==> flow/design.v <==
`timescale 1ns / 1ps
module synch_fifo #(
    parameter   FIFO_WIDTH = 32,                       
    parameter   FIFO_DEPTH = 16,                       
    parameter   FIFO_PTR = 4                           
) (
    input       clk,                                   
    input       rst_n,                                 
    input       fifo_wren,                             
    input       fifo_rden,                             
    input       [FIFO_WIDTH-1:0] fifo_wrdata,          
    output reg  [FIFO_WIDTH-1:0] fifo_rddata,          
    output      fifo_full,                             
    output      fifo_empty,                            
    output      [FIFO_PTR:0] fifo_room_avail,          
    output      [FIFO_PTR:0] fifo_data_avail           
);
reg [FIFO_WIDTH-1:0] mem [0:FIFO_DEPTH-1];       
reg [FIFO_PTR-1:0] wr_ptr, rd_ptr;               
reg [FIFO_PTR:0] count;                          
assign fifo_data_avail = count;
assign fifo_full = (count == FIFO_DEPTH - 1);        
assign fifo_empty = (count == 0);                
assign fifo_room_avail = FIFO_DEPTH - count;
always @(posedge clk or negedge rst_n) begin
    if (!rst_n) begin
        wr_ptr <= 0;
        rd_ptr <= 0;
        count <= 0;
    end else begin
        if (fifo_wren && !fifo_full && !fifo_rden) begin
            mem[wr_ptr] <= fifo_wrdata;
            wr_ptr <= (wr_ptr + 1) % FIFO_DEPTH;
            count <= count + 1;
        end
        if (fifo_rden && !fifo_wren && !fifo_empty) begin
            fifo_rddata <= mem[rd_ptr];
            rd_ptr <= (rd_ptr + 1) % FIFO_DEPTH;
            count <= count - 1;
        end
        if (fifo_wren && fifo_rden && !fifo_full) begin
            if (fifo_empty)
                fifo_rddata <= fifo_wrdata;
            else begin
                mem[wr_ptr] <= fifo_wrdata;
                fifo_rddata <= mem[rd_ptr];
                wr_ptr <= wr_ptr + 1;
                rd_ptr <= rd_ptr + 1;
            end
        end
    end
end
endmodule
Appendix: tool output

## From RTL to reports: synch_fifo

Tool output for the design above before and after an edit, in the order of the flow.
Lines under "original" count in the file above, lines under "edited" in the edited file.
"difference" is "edited" less "original", of the values as shown; "rel. change" is that difference over "original", in percent.
Library cell names are shortened.
A cell with - has no value.

- Top module: synch_fifo
- Clock: clk
- Library: sky130hd
- Library corner: tt_025C_1v80

## Diff

Unified diff, file above to edited file.
The edit is scripted: it alters the design's behaviour and was not made to optimise anything.

```diff
@@ -20,5 +20,5 @@
 reg [FIFO_PTR:0] count;                          
 assign fifo_data_avail = count;
-assign fifo_full = (count == FIFO_DEPTH - 1);        
+assign fifo_full = (count < FIFO_DEPTH - 1);        
 assign fifo_empty = (count == 0);                
 assign fifo_room_avail = FIFO_DEPTH - count;
```

## Elaborated design

Yosys after proc, flatten, opt, wreduce and memory -nomap, before mapping. Print and check cells are not counted. Equal cells are merged and count once.

Operators by class:

| what | original | edited | difference | rel. change (%) |
|---|---|---|---|---|
| multiplexer cells | 92 | 92 | 0 | 0.00 |
| equal/unequal tests | 31 | 30 | -1 | -3.23 |
| magnitude comparators | 0 | 1 | +1 | - |
| reduce/logical cells | 16 | 16 | 0 | 0.00 |
| $add $sub $neg | 5 | 5 | 0 | 0.00 |

Operators by type and width:

| operator | original | edited | difference | rel. change (%) |
|---|---|---|---|---|
| == test 5 x 4 -> 1 bit (second input constant) | 1 | 0 | -1 | -100.00 |
| < comparator 5 x 4 -> 1 bit (second input constant) | 0 | 1 | +1 | - |
| two-way mux 32 bit | 83 | 83 | 0 | 0.00 |
| == test 4 bit (second input constant) | 16 | 16 | 0 | 0.00 |
| == test 4 x 3 -> 1 bit (second input constant) | 8 | 8 | 0 | 0.00 |
| logical AND 1 bit | 6 | 6 | 0 | 0.00 |
| two-way mux 4 bit | 6 | 6 | 0 | 0.00 |
| == test 4 x 2 -> 1 bit (second input constant) | 4 | 4 | 0 | 0.00 |
| logical NOT 1 bit | 4 | 4 | 0 | 0.00 |
| adder 4 x 1 -> 4 bit (second input constant) | 2 | 2 | 0 | 0.00 |
| == test 4 x 1 -> 1 bit (second input constant) | 2 | 2 | 0 | 0.00 |
| logical NOT 4 bit | 2 | 2 | 0 | 0.00 |
| two-way mux 5 bit | 2 | 2 | 0 | 0.00 |
| nonzero test 2 bit | 2 | 2 | 0 | 0.00 |
| adder 5 x 1 -> 5 bit (second input constant) | 1 | 1 | 0 | 0.00 |
| logical NOT 5 bit | 1 | 1 | 0 | 0.00 |
| parallel mux 32 bit (select 16 bit) | 1 | 1 | 0 | 0.00 |
| AND reduction 2 bit | 1 | 1 | 0 | 0.00 |
| subtractor 5 x 1 -> 5 bit (second input constant) | 1 | 1 | 0 | 0.00 |
| subtractor 5 bit (first input constant) | 1 | 1 | 0 | 0.00 |

Word-level totals:

| what | original | edited | difference | rel. change (%) |
|---|---|---|---|---|
| output and inout bits | 44 | 44 | 0 | 0.00 |
| bits of input ports | 36 | 36 | 0 | 0.00 |
| register bits | 557 | 557 | 0 | 0.00 |

## Longest topological paths

Depth = most cells in a row (Yosys ltp): at word level without a register or memory, in the mapped netlist without a sequential cell, where the memories' decode and read muxes count.

Depth:

| what | original | edited | difference | rel. change (%) |
|---|---|---|---|---|
| depth after elaboration | 8 | 8 | 0 | 0.00 |
| ABC_AREA | 0 | 0 | - | - |
| gate-level depth with buffers | 13 | 12 | -1 | -7.69 |

## Synthesis result

Yosys stat after the flow's synthesis: flattened, memories mapped to cells. It holds for the ABC_AREA given above (unset counts as 0); a run with the other value may have another netlist.

Synthesis totals:

| what | original | edited | difference | rel. change (%) |
|---|---|---|---|---|
| flip-flops | 557 | 557 | 0 | 0.00 |
| chip area (Yosys) (mm2) | 0.0280919 | 0.0302127 | +0.0021208 | +7.55 |
| buffers | 176 | 352 | +176 | +100.00 |
| cell count | 1,897 | 2,998 | +1,101 | +58.04 |
| area of sequential cells (mm2) | 0.016661 | 0.016661 | 0.000000 | 0.00 |

Cells by type:

| cell | original | edited | difference | rel. change (%) |
|---|---|---|---|---|
| nor2_1 | 33 | 922 | +889 | +2,693.94 |
| mux2_2 | 488 | 44 | -444 | -90.98 |
| a22oi_1 | 57 | 501 | +444 | +778.95 |
| clkbuf_1 | 50 | 217 | +167 | +334.00 |
| nand2_1 | 59 | 87 | +28 | +47.46 |
| a21oi_1 | 44 | 68 | +24 | +54.55 |
| o22ai_1 | 40 | 16 | -24 | -60.00 |
| a22o_1 | 15 | 37 | +22 | +146.67 |
| a31oi_1 | 12 | 33 | +21 | +175.00 |
| mux2i_1 | 48 | 30 | -18 | -37.50 |
| buf_6 | 23 | 5 | -18 | -78.26 |
| buf_4 | 4 | 22 | +18 | +450.00 |
| and3_1 | 3 | 21 | +18 | +600.00 |
| nand3_1 | 40 | 57 | +17 | +42.50 |
| mux2_1 | 33 | 21 | -12 | -36.36 |
| nand3_4 | 12 | 0 | -12 | -100.00 |
| o21ai_0 | 45 | 34 | -11 | -24.44 |
| o22ai_2 | 10 | 0 | -10 | -100.00 |

The list need not be complete.

## Path before layout

OpenSTA on the mapped netlist: ideal clock, no wires. The path of least setup slack (recovery checks aside). Input and output delay are each 20% of the period. Register names are those of the netlist, which keeps one name where synthesis merged equal registers.

Timing path after synthesis:

| what | original | edited | difference | rel. change (%) |
|---|---|---|---|---|
| path type | input to register | input to register | - | - |
| start | input port fifo_wren | input port fifo_rden | - | - |
| end | register fifo_rddata[0] | register fifo_rddata[0] | - | - |
| setup slack (ns) | 4.545 | 4.915 | +0.370 | - |
| arrival (ns) | 4.985 | 4.614 | -0.371 | -7.44 |
| stages | 3 | 3 | 0 | 0.00 |
| delay of the path (ns) | 3.456 | 3.085 | -0.371 | -10.73 |
| period (ns) | 10.0 | 10.0 | 0.0 | 0.00 |
| input delay (ns) | 2.000 | 2.000 | 0.000 | 0.00 |
| launch time at the first pin (ns) | 2.000 | 2.000 | 0.000 | 0.00 |
| period reached after synthesis (ns) | 5.455 | 5.085 | -0.370 | -6.78 |

"delay of the path" = arrival - input delay + setup time.
"stages": output pins that drive a net of the path, with the launching flip-flop's if there is one; two outputs of one cell count as two.
"period reached after synthesis" = period - worst setup slack (recovery checks aside). The figure is calculated, with input and output delays left at 20% of the set period.
Between the ends stands the longest chain of elaborated cells between them, by number of cells; it is not shown to be the way that was timed. Of several equally long chains one is given.
Each line given opens the expression or statement behind the cell; cells for indexed reads and writes are added by Yosys, which also makes memories of some case tables.
At most two assigning lines are given for a register; there are more.
original: Only ways into the end's enable, where the timed path ends, are counted here.

Between the ends, after synthesis, original:
- Cells stage by stage: or3b_2 -> clkbuf_1 -> a21boi_0
- Cells in the longest elaborated chain: 5
- Elaborated cells on any way between the ends: 7
- Source lines of those cells: 2
- Classes of those cells: 7 x reduce/logical

RTL lines, path after synthesis, original:

| what | RTL line | source |
|---|---|---|
| start: declaration | 9 | `input       fifo_wren,` |
| logical NOT 1 bit | 36 | `if (fifo_rden && !fifo_wren && !fifo_empty) begin` |
| logical AND 1 bit (2 in a row) | 36 |  |
| nonzero test 2 bit | - |  |
| AND reduction 2 bit | - |  |
| end: assignment | 37 | `fifo_rddata <= mem[rd_ptr];` |
| end: assignment | 43 | `fifo_rddata <= fifo_wrdata;` |
| end: declaration | 12 | `output reg  [FIFO_WIDTH-1:0] fifo_rddata,` |

edited: Only ways into the end's enable, where the timed path ends, are counted here.

Between the ends, after synthesis, edited:
- Cells stage by stage: nand2b_1 -> nand2b_1 -> a21boi_0
- Cells in the longest elaborated chain: 4
- Elaborated cells on any way between the ends: 6
- Source lines of those cells: 2
- Classes of those cells: 6 x reduce/logical

RTL lines, path after synthesis, edited:

| what | RTL line | source |
|---|---|---|
| start: declaration | 10 | `input       fifo_rden,` |
| logical AND 1 bit (2 in a row) | 36 | `if (fifo_rden && !fifo_wren && !fifo_empty) begin` |
| nonzero test 2 bit | - |  |
| AND reduction 2 bit | - |  |
| end: assignment | 37 | `fifo_rddata <= mem[rd_ptr];` |
| end: assignment | 43 | `fifo_rddata <= fifo_wrdata;` |
| end: declaration | 12 | `output reg  [FIFO_WIDTH-1:0] fifo_rddata,` |

## Worst path after layout

Path of least setup slack in the final report of each run of set A (OpenROAD, finished layout, wires in). Where an end is a register, its clock arrival counts in the times.

Timing path after layout:

| what | original | edited | difference | rel. change (%) |
|---|---|---|---|---|
| path type | register to register | register to register | - | - |
| start | register rd_ptr[0] | register rd_ptr[2] | - | - |
| end | register fifo_rddata[19] | register fifo_rddata[28] | - | - |
| launch time at the first pin (ns) | 0.63 | 0.60 | -0.03 | -4.76 |
| period (ns) | 4.95 | 4.95 | 0.00 | 0.00 |
| setup slack (ns) | 1.24 | 1.44 | +0.20 | - |
| arrival (ns) | 4.04 | 3.91 | -0.13 | -3.22 |
| stages | 8 | 6 | -2 | -25.00 |

Between the ends stands the longest chain of elaborated cells between them, by number of cells; it is not shown to be the way that was timed. Of several equally long chains one is given.
At most two assigning lines are given for a register; there are more.

Between the ends, after layout, original:
- Cells stage by stage: dfrtp_1 -> inv_1 -> ha_4 -> nand2_1 -> o22ai_1 -> a311o_1 -> a2111oi_0 -> o21ai_0
- Cells in the longest elaborated chain: 4
- Elaborated cells on any way between the ends: 20
- Classes of those cells: 15 x eq/ne; 4 x mux; 1 x reduce/logical

RTL lines, path after layout, original:

| what | RTL line | source |
|---|---|---|
| start: declaration | 19 | `reg [FIFO_PTR-1:0] wr_ptr, rd_ptr;` |
| start: assignment | 38 | `rd_ptr <= (rd_ptr + 1) % FIFO_DEPTH;` |
| start: assignment | 48 | `rd_ptr <= rd_ptr + 1;` |
| == test 4 bit | 37 | `fifo_rddata <= mem[rd_ptr];` |
| parallel mux 32 bit (select 16 bit) | 37 |  |
| two-way mux 32 bit | 36 | `if (fifo_rden && !fifo_wren && !fifo_empty) begin` |
| two-way mux 32 bit | 41 | `if (fifo_wren && fifo_rden && !fifo_full) begin` |
| end: assignment | 37 |  |
| end: assignment | 43 | `fifo_rddata <= fifo_wrdata;` |
| end: declaration | 12 | `output reg  [FIFO_WIDTH-1:0] fifo_rddata,` |

Between the ends, after layout, edited:
- Cells stage by stage: dfrtp_4 -> buf_12 -> and2_1 -> a32o_1 -> a2111oi_0 -> a21oi_1
- Cells in the longest elaborated chain: 4
- Elaborated cells on any way between the ends: 20
- Classes of those cells: 15 x eq/ne; 4 x mux; 1 x reduce/logical

RTL lines, path after layout, edited:

| what | RTL line | source |
|---|---|---|
| start: declaration | 19 | `reg [FIFO_PTR-1:0] wr_ptr, rd_ptr;` |
| start: assignment | 38 | `rd_ptr <= (rd_ptr + 1) % FIFO_DEPTH;` |
| start: assignment | 48 | `rd_ptr <= rd_ptr + 1;` |
| == test 4 bit | 37 | `fifo_rddata <= mem[rd_ptr];` |
| parallel mux 32 bit (select 16 bit) | 37 |  |
| two-way mux 32 bit | 36 | `if (fifo_rden && !fifo_wren && !fifo_empty) begin` |
| two-way mux 32 bit | 41 | `if (fifo_wren && fifo_rden && !fifo_full) begin` |
| end: assignment | 37 |  |
| end: assignment | 43 | `fifo_rddata <= fifo_wrdata;` |
| end: declaration | 12 | `output reg  [FIFO_WIDTH-1:0] fifo_rddata,` |

## Measured runs

Runs of the flow (Yosys, OpenROAD) on both versions; the two runs of a pair have the same settings. The constraints put input and output delay at 20% of the set period each and load the outputs with 0.01 pF.

Settings, set A:
- period_ns: 4.95
- CAP_MARGIN: 20
- CORE_MARGIN: 2
- CORE_UTILIZATION: 40
- SLEW_MARGIN: 20

Results, set A:

| what | original | edited | difference | rel. change (%) |
|---|---|---|---|---|
| setup TNS (ns) | 0.000 | 0.000 | 0.000 | - |
| die size (mm2) | 0.0723664 | 0.0777462 | +0.0053798 | +7.43 |
| worst setup slack after layout (ns) | 1.237 | 1.442 | +0.205 | - |
| power (mW) | 18.073 | 17.793 | -0.280 | -1.55 |
| achieved clock period (ns) | 3.713 | 3.508 | -0.205 | -5.52 |
| post-layout utilization (%) | 45.6 | 44.9 | -0.7 | - |
| standard-cell area after layout (mm2) | 0.031788 | 0.0334846 | +0.0016966 | +5.34 |
| chip area in the Yosys report (mm2) | 0.0280919 | 0.0302127 | +0.0021208 | +7.55 |

"achieved clock period" means the clock period less the worst setup slack. The figure is calculated, with input and output delays left at 20% of the set period.
"power": no workload was simulated; the value follows from the tool's default switching activity.
